==> flow/design.v <==
module fpmultiplier (output logic [31:0] product, output logic ready,
		input logic [31:0] a, input logic clock, nreset);
enum {activation, start, loada, loadb, check, special, regularcalculation,carries, final_output}state;
logic [31:0] multi_a, multi_b;
logic [47:0] manti_48bit;
logic [22:0] manti_23bit; 
logic [9:0] expon; 
logic sign;
logic infinite_a,NaN_a,zero_a,infinite_b,NaN_b,zero_b; 
assign  infinite_a = (multi_a[30:23]==8'b11111111)&&(multi_a[22:0]==0);
assign  NaN_a = (multi_a[30:23]==8'b11111111)&&(multi_a[22:0]!=0);
assign  zero_a = (multi_a[30:23]==0);
assign  infinite_b = (multi_b[30:23]==8'b11111111)&&(multi_b[22:0]==0);
assign  NaN_b = (multi_b[30:23]==8'b11111111)&&(multi_b[22:0]!=0);
assign  zero_b = (multi_b[30:23]==0); 
always_ff @(posedge clock, negedge nreset)
if (~nreset)
  begin 
  product <=0;
  multi_a <= 0;
  multi_b <= 0;
  state <= start;
  ready <= 0;
  end
else
begin 
  case (state)
    activation:
           begin
           ready <=1;
           end
    start: 
           begin
           ready <= 0;
           state <= loada;
           end
    loada: 
           begin 
           multi_a <= a;
           state <= loadb;
           end
    loadb: 
           begin
           multi_b <= a;
           state <= check;        
           end
    check:
           begin
           sign <= multi_a[31]^multi_b[31];
           if(NaN_a||infinite_a||zero_a||NaN_b||infinite_b||zero_b)
           state <= special;
           else
           state <= regularcalculation;
           end
    special:
           begin
            state <= final_output;
            if (NaN_a||NaN_b) 
              begin
              expon <= 10'b0011111111;
              manti_23bit <= 1;
              end
            else if (infinite_a||infinite_b) 
              begin
              if (zero_a|zero_b)  
                begin
                expon <= 10'b0011111111;
                manti_23bit <= 1;  
                end
              else 
                begin
                expon <= 10'b0011111111;
                manti_23bit <= 0;
                end
              end
            else 
              begin 
              expon <= 10'b0000000000;
              manti_23bit <= 0;
              end
           end
    regularcalculation:
           begin
           state <= carries;
           sign <= multi_a[31]^multi_b[31];
           manti_48bit <= {1'b1, {multi_a[22:0]}}*{1'b1, {multi_b[22:0]}};
           expon <= {2'b00,multi_a[30:23]}+{2'b00,multi_b[30:23]}-10'd127; 
           end 
    carries:
           begin 
           state <= final_output;
           if (manti_48bit[47]==1)  
             begin
             expon <= expon + 1'b1; 
             manti_48bit <= manti_48bit>>1|{{25{1'b0}},1'b1,{22{1'b0}}}; 
             end
           else
             begin  
             manti_48bit <= manti_48bit|{{25{1'b0}},1'b1,{22{1'b0}}}; 
             end
           end
    final_output:
           begin 
           ready <= 1;
           state <= start;        
           if (NaN_a||infinite_a||zero_a||NaN_b||infinite_b||zero_b)
             product <= {sign,expon[7:0],manti_23bit};
           else if ($signed(expon) >= 255)
             product <= {sign,8'b11111111,23'd0};
           else if ($signed(expon) <= 0)
             product <= {sign,31'd0};
           else 
             product <= {sign,expon[7:0],manti_48bit[45:23]};
           end 
  endcase
end
endmodule
Tool chain data of fpmultiplier
What the tools print for fpmultiplier, step after step.
Line numbers count from 1 in the design file above.
Cell names lack the library's common part.
The mark -- stands for no value.
- top module: fpmultiplier
- clock: clock
- standard-cell library: sky130hd
- library corner: tt_025C_1v80

Word-level counts
Yosys after proc, flatten, opt, wreduce and memory -nomap, before mapping. Memory bits, and registers merged into a memory's read port (data or address), are not among the register bits. Print and check cells are not counted. Equal cells are merged and count once.
- noted output and inout port bits: 33
- register bits after elaboration at 211
- noted input bits: 34
- noted multiply operators: 1
- noted $lt $le $gt $ge: 2
- $add $sub $neg at 3
- noted equal/unequal tests: 11
- reduce/logical cells at 31
- bitwise gates (word level) at 3
- multiplexer cells: 14
- operators with widths (kind ; count):
    24-bit by 24-bit multiplier with 48-bit output ; 1
    32-bit case mux with 7-bit select ; 1
    32-bit by 3-bit equality test with 1-bit output (second input constant) ; 4
    48-bit case mux with 2-bit select ; 1
    31-bit two-way mux ; 3
    32-bit by 2-bit equality test with 1-bit output (second input constant) ; 2
    47-bit two-way mux ; 1
    23-bit logical NOT ; 2
    23-bit nonzero test ; 2
    32-bit by 1-bit equality test with 1-bit output (second input constant) ; 1
    32-bit by 4-bit equality test with 1-bit output (second input constant) ; 1
    32-bit logical NOT ; 1
    10-bit case mux with 3-bit select ; 1
    8-bit equality test (second input constant) ; 2
    8-bit logical NOT ; 2
    8-bit two-way mux ; 2
    10-bit by 1-bit adder with 10-bit output (second input constant) ; 1
    10-bit by 1-bit less-or-equal comparator with 1-bit output (second input constant) ; 1
    10-bit by 9-bit >= comparator with 1-bit output (second input constant) ; 1
    9-bit by 7-bit subtractor with 10-bit output (second input constant) ; 1
    10-bit two-way mux ; 1
    8-bit by 8-bit adder with 9-bit output ; 1
    2-bit OR reduction ; 4
    1-bit logical OR ; 7
    7-bit nonzero test ; 1
    2-bit AND reduction ; 3
    3-bit AND reduction ; 2
    1-bit logical AND ; 4
Not listed: further kinds 9, cells in them 11.

Logic depth
Longest topological path by Yosys (ltp), each cell counted once; first at word level (registers and memories cut), then after technology mapping (sequential cells cut; the memories' decode and read muxes count).
- noted depth after elaboration: 9
- noted ABC_AREA: 1
- noted mapped depth: 31
- noted depth with buffers taken out: 29

After synthesis
Source: synth_stat.txt of the flow (Yosys; design flattened, memories mapped). It holds for the ABC_AREA given above (unset counts as 0); a run with the other value may have another netlist.
The area totals of this step are shown rounded.
- noted flip-flops: 142
- mapped area at 0.0258 mm²
- noted standard cells after synthesis: 3282
- cell types (cell ; count ; area in all (µm²)):
    fa_1 ; 482 ; 9.65E+03
    inv_1 ; 997 ; 3.74E+03
    nand2_1 ; 811 ; 3044.17
    dfrtp_1 ; 104 ; 2.6E+03
    ha_1 ; 186 ; 2.33E+03
    edfxtp_1 ; 37 ; 1.11E+03
    o21ai_0 ; 113 ; 565.542
    nor2_1 ; 128 ; 480.461
    clkbuf_1 ; 125 ; 469.2
    a21oi_1 ; 83 ; 415.398
    nand3_1 ; 62 ; 310.298
    o21ai_1 ; 31 ; 155.149
    nand4_1 ; 21 ; 131.376
    mux2_2 ; 9 ; 101.347
    nor4_1 ; 14 ; 87.584
    xnor2_1 ; 8 ; 70.067
    nor3_1 ; 11 ; 55.053
    a21o_1 ; 7 ; 52.55
Other cell types: 25; their cells: 53.

Timing after synthesis
Path of least setup slack by OpenSTA after synthesis, without wires, with an ideal clock, recovery checks aside; 20% of the period is set as input and as output delay. Where synthesis merged equal registers, the netlist keeps one of their names.
- path kind: reg2reg
- start point: register multi_a[12]
- end point: register manti_48bit[45]
- noted stages on the path: 29
- noted path delay: 6.176 ns
- setup time: 0.254 ns
- setup slack at 2.825 ns
- time at the first pin at 0.000 ns
- arrival at 5.922 ns
- period at 9.0 ns
- noted path buffers: 2
- period reached after synthesis: 6.175 ns
"path delay" = arrival - input delay + setup time.
"stages on the path" counts driving pins, that of a launching flip-flop among them; a cell with two outputs on the path counts twice.
"period reached after synthesis" = period - worst setup slack (recovery checks aside). The figure is calculated, with input and output delays left at 20% of the set period.
The rows between start and end are the longest chain of elaborated cells between them; the timing report does not say that the signal goes this way. Where chains are equally long, one stands for them.
A line is the first line of the expression or statement that the cell stems from. Yosys adds cells for indexed reads and writes and turns some case tables into memories.
A register here has more assigning lines than the two given.
- cells stage by stage: dfrtp_1 -> clkbuf_1 -> clkbuf_1 -> nand2_1 -> fa_1 -> inv_1 -> fa_1 -> inv_1 -> fa_1 -> inv_1 -> fa_1 -> inv_1 -> fa_1 -> inv_1 -> fa_1 -> inv_1 -> fa_1 -> inv_1 -> ha_1 -> nand2_1 -> inv_1 -> a21oi_1 -> nor2_1 -> nor2_1 -> nor2_1 -> o21ai_0 -> nand4_1 -> nand3_1 -> nand2_1
- cells in the longest elaborated chain: 2
- noted elaborated cells on any way between the ends: 2
- RTL lines with such cells at 2
- classes of those cells: 1 x mul; 1 x mux
- ends and longest elaborated chain, post-synthesis (item ; RTL line ; text):
    start: declaration ; 4 ; logic [31:0] multi_a, multi_b;
    start: assignment ; 20 ; multi_a <= 0;
    start: assignment ; 39 ; multi_a <= a;
    24-bit by 24-bit multiplier with 48-bit output ; 86 ; manti_48bit <= {1'b1, {multi_a[22:0]}}*{1'b1, {multi_b[22:0]}};
    48-bit case mux with 2-bit select ; 27 ; case (state)
    end: assignment ; 86 ;
    end: assignment ; 95 ; manti_48bit <= manti_48bit>>1|{{25{1'b0}},1'b1,{22{1'b0}}};
    end: declaration ; 5 ; logic [47:0] manti_48bit;

Worst path after layout
From the final timing report of flow run A: the path of least setup slack in the routed layout; clock arrival at registers is part of the times.
- path kind: reg2reg
- start point: register multi_b[7]
- end point: register manti_48bit[23]
- noted path buffers: 1
- setup slack at 2.10 ns
- time at the first pin at 0.46 ns
- arrival at 7.45 ns
- period at 9.37 ns
- setup time: 0.27 ns
- noted stages on the path: 23
The rows between start and end are the longest chain of elaborated cells between them; the timing report does not say that the signal goes this way. Where chains are equally long, one stands for them.
A register here has more assigning lines than the two given.
- cells stage by stage: dfrtp_2 -> clkbuf_2 -> nand2_1 -> inv_1 -> fa_1 -> fa_1 -> inv_1 -> fa_1 -> fa_1 -> inv_1 -> fa_1 -> fa_1 -> inv_1 -> fa_1 -> inv_1 -> ha_1 -> a21oi_1 -> nand2_1 -> a21oi_2 -> nand3_1 -> or2_2 -> nand3_1 -> o21ai_0
- cells in the longest elaborated chain: 2
- noted elaborated cells on any way between the ends: 2
- RTL lines with such cells at 2
- classes of those cells: 1 x mul; 1 x mux
- ends and longest elaborated chain, after layout (item ; RTL line ; text):
    start: declaration ; 4 ; logic [31:0] multi_a, multi_b;
    start: assignment ; 21 ; multi_b <= 0;
    start: assignment ; 44 ; multi_b <= a;
    24-bit by 24-bit multiplier with 48-bit output ; 86 ; manti_48bit <= {1'b1, {multi_a[22:0]}}*{1'b1, {multi_b[22:0]}};
    48-bit case mux with 2-bit select ; 27 ; case (state)
    end: assignment ; 86 ;
    end: assignment ; 95 ; manti_48bit <= manti_48bit>>1|{{25{1'b0}},1'b1,{22{1'b0}}};
    end: declaration ; 5 ; logic [47:0] manti_48bit;

Wiki page: fpmultiplier / flow data

Flow measurements of fpmultiplier on sky130hd: 5 stored runs with different settings, listed in no order. Input and output delays are each 20% of the period that was set; the output load is 0.01 pF.
"clock period reached" = clock period - worst setup slack. The figure is calculated, with input and output delays left at 20% of the set period.
"time of the worst setup path": the worst setup path's part of the clock period (all of it between registers, 20% less for each end at a port) less its slack. A launch clock that arrives late makes it longer, a capture clock that arrives late makes it shorter.
"power consumption" is the tool's figure for a default switching activity; nothing was simulated.
Results are given in rounded form.

Flow run A
Settings were ABC_AREA = 1; CORE_ASPECT_RATIO = 1.02; CORE_MARGIN = 9; CORE_UTILIZATION = 40; CTS_CLUSTER_SIZE = 72; GPL_TIMING_DRIVEN = 0; HOLD_SLACK_MARGIN = 0.03; MAX_ROUTING_LAYER = met4; PLACE_DENSITY = 0.47; SETUP_SLACK_MARGIN = 1.93; SLEW_MARGIN = 0; period_ns = 9.37; CAP_MARGIN = 20
- time of the worst setup path: 7.27 ns
- worst path kind: reg2reg
- noted the std-cell area (final layout): 0.0285 mm²
- worst setup slack after layout: 2.10 ns
- post-synthesis cell area at 0.0258 mm²
- clock period reached at 7.272 ns
- noted the post-route setup TNS: 0.000 ns
- noted the die outline area: 0.0738 mm²
- noted the lowest hold slack: 0.404 ns
- noted the post-layout utilization: 44.9 %
- noted the power consumption: 1370 uW

Flow run B
Settings were ABC_AREA = 1; CORE_ASPECT_RATIO = 1.02; CORE_MARGIN = 8; CORE_UTILIZATION = 40; CTS_CLUSTER_SIZE = 72; GPL_TIMING_DRIVEN = 0; HOLD_SLACK_MARGIN = 0.16; MAX_ROUTING_LAYER = met4; PLACE_DENSITY = 0.47; SETUP_SLACK_MARGIN = 1.93; SLEW_MARGIN = 0; period_ns = 9.37; CAP_MARGIN = 20
- time of the worst setup path: 7.22 ns
- worst path kind: reg2reg
- noted the std-cell area (final layout): 0.0285 mm²
- worst setup slack after layout: 2.15 ns
- post-synthesis cell area at 0.0258 mm²
- clock period reached at 7.215 ns
- noted the post-route setup TNS: 0.000 ns
- noted the die outline area: 0.0728 mm²
- noted the lowest hold slack: 0.425 ns
- noted the post-layout utilization: 44.4 %
- noted the power consumption: 1370 uW

Flow run C
Settings were CORE_UTILIZATION = 40; PLACE_DENSITY = 0.6; period_ns = 6.31; CAP_MARGIN = 20; CORE_MARGIN = 2; SLEW_MARGIN = 20
- time of the worst setup path: 6.83 ns
- worst path kind: reg2reg
- noted the std-cell area (final layout): 0.0298 mm²
- worst setup slack after layout: -0.524 ns
- post-synthesis cell area at 0.0245 mm²
- clock period reached at 6.834 ns
- noted the post-route setup TNS: -8.91 ns
- noted the die outline area: 0.0633 mm²
- noted the lowest hold slack: 0.403 ns
- noted the post-layout utilization: 49.2 %
- noted the power consumption: 1950 uW

Flow run D
Settings were CELL_PAD_IN_SITES_DETAIL_PLACEMENT = 2; CELL_PAD_IN_SITES_GLOBAL_PLACEMENT = 3; CORE_ASPECT_RATIO = 1.3; CORE_MARGIN = 4; CORE_UTILIZATION = 30; CTS_CLUSTER_DIAMETER = 343; CTS_CLUSTER_SIZE = 24; GPL_ROUTABILITY_DRIVEN = 0; GPL_TIMING_DRIVEN = 1; MAX_ROUTING_LAYER = met5; PLACE_DENSITY_LB_ADDON = 0.11; SLEW_MARGIN = 30; TNS_END_PERCENT = 5; period_ns = 8.18; CAP_MARGIN = 20
- time of the worst setup path: 7.88 ns
- worst path kind: reg2reg
- noted the std-cell area (final layout): 0.0276 mm²
- worst setup slack after layout: 0.301 ns
- post-synthesis cell area at 0.0245 mm²
- clock period reached at 7.879 ns
- noted the post-route setup TNS: 0.000 ns
- noted the die outline area: 0.0864 mm²
- noted the lowest hold slack: 0.408 ns
- noted the post-layout utilization: 34.1 %
- noted the power consumption: 1570 uW

Flow run E
Settings were ABC_AREA = 1; CORE_ASPECT_RATIO = 1.02; CORE_MARGIN = 9; CORE_UTILIZATION = 40; CTS_CLUSTER_SIZE = 72; GPL_TIMING_DRIVEN = 1; MAX_ROUTING_LAYER = met4; PLACE_DENSITY = 0.47; SETUP_SLACK_MARGIN = 1.93; SLEW_MARGIN = 0; period_ns = 9.37; CAP_MARGIN = 20
- time of the worst setup path: 7.21 ns
- worst path kind: reg2reg
- noted the std-cell area (final layout): 0.028 mm²
- worst setup slack after layout: 2.16 ns
- post-synthesis cell area at 0.0258 mm²
- clock period reached at 7.207 ns
- noted the post-route setup TNS: 0.000 ns
- noted the die outline area: 0.0738 mm²
- noted the lowest hold slack: 0.397 ns
- noted the post-layout utilization: 44.1 %
- noted the power consumption: 1400 uW
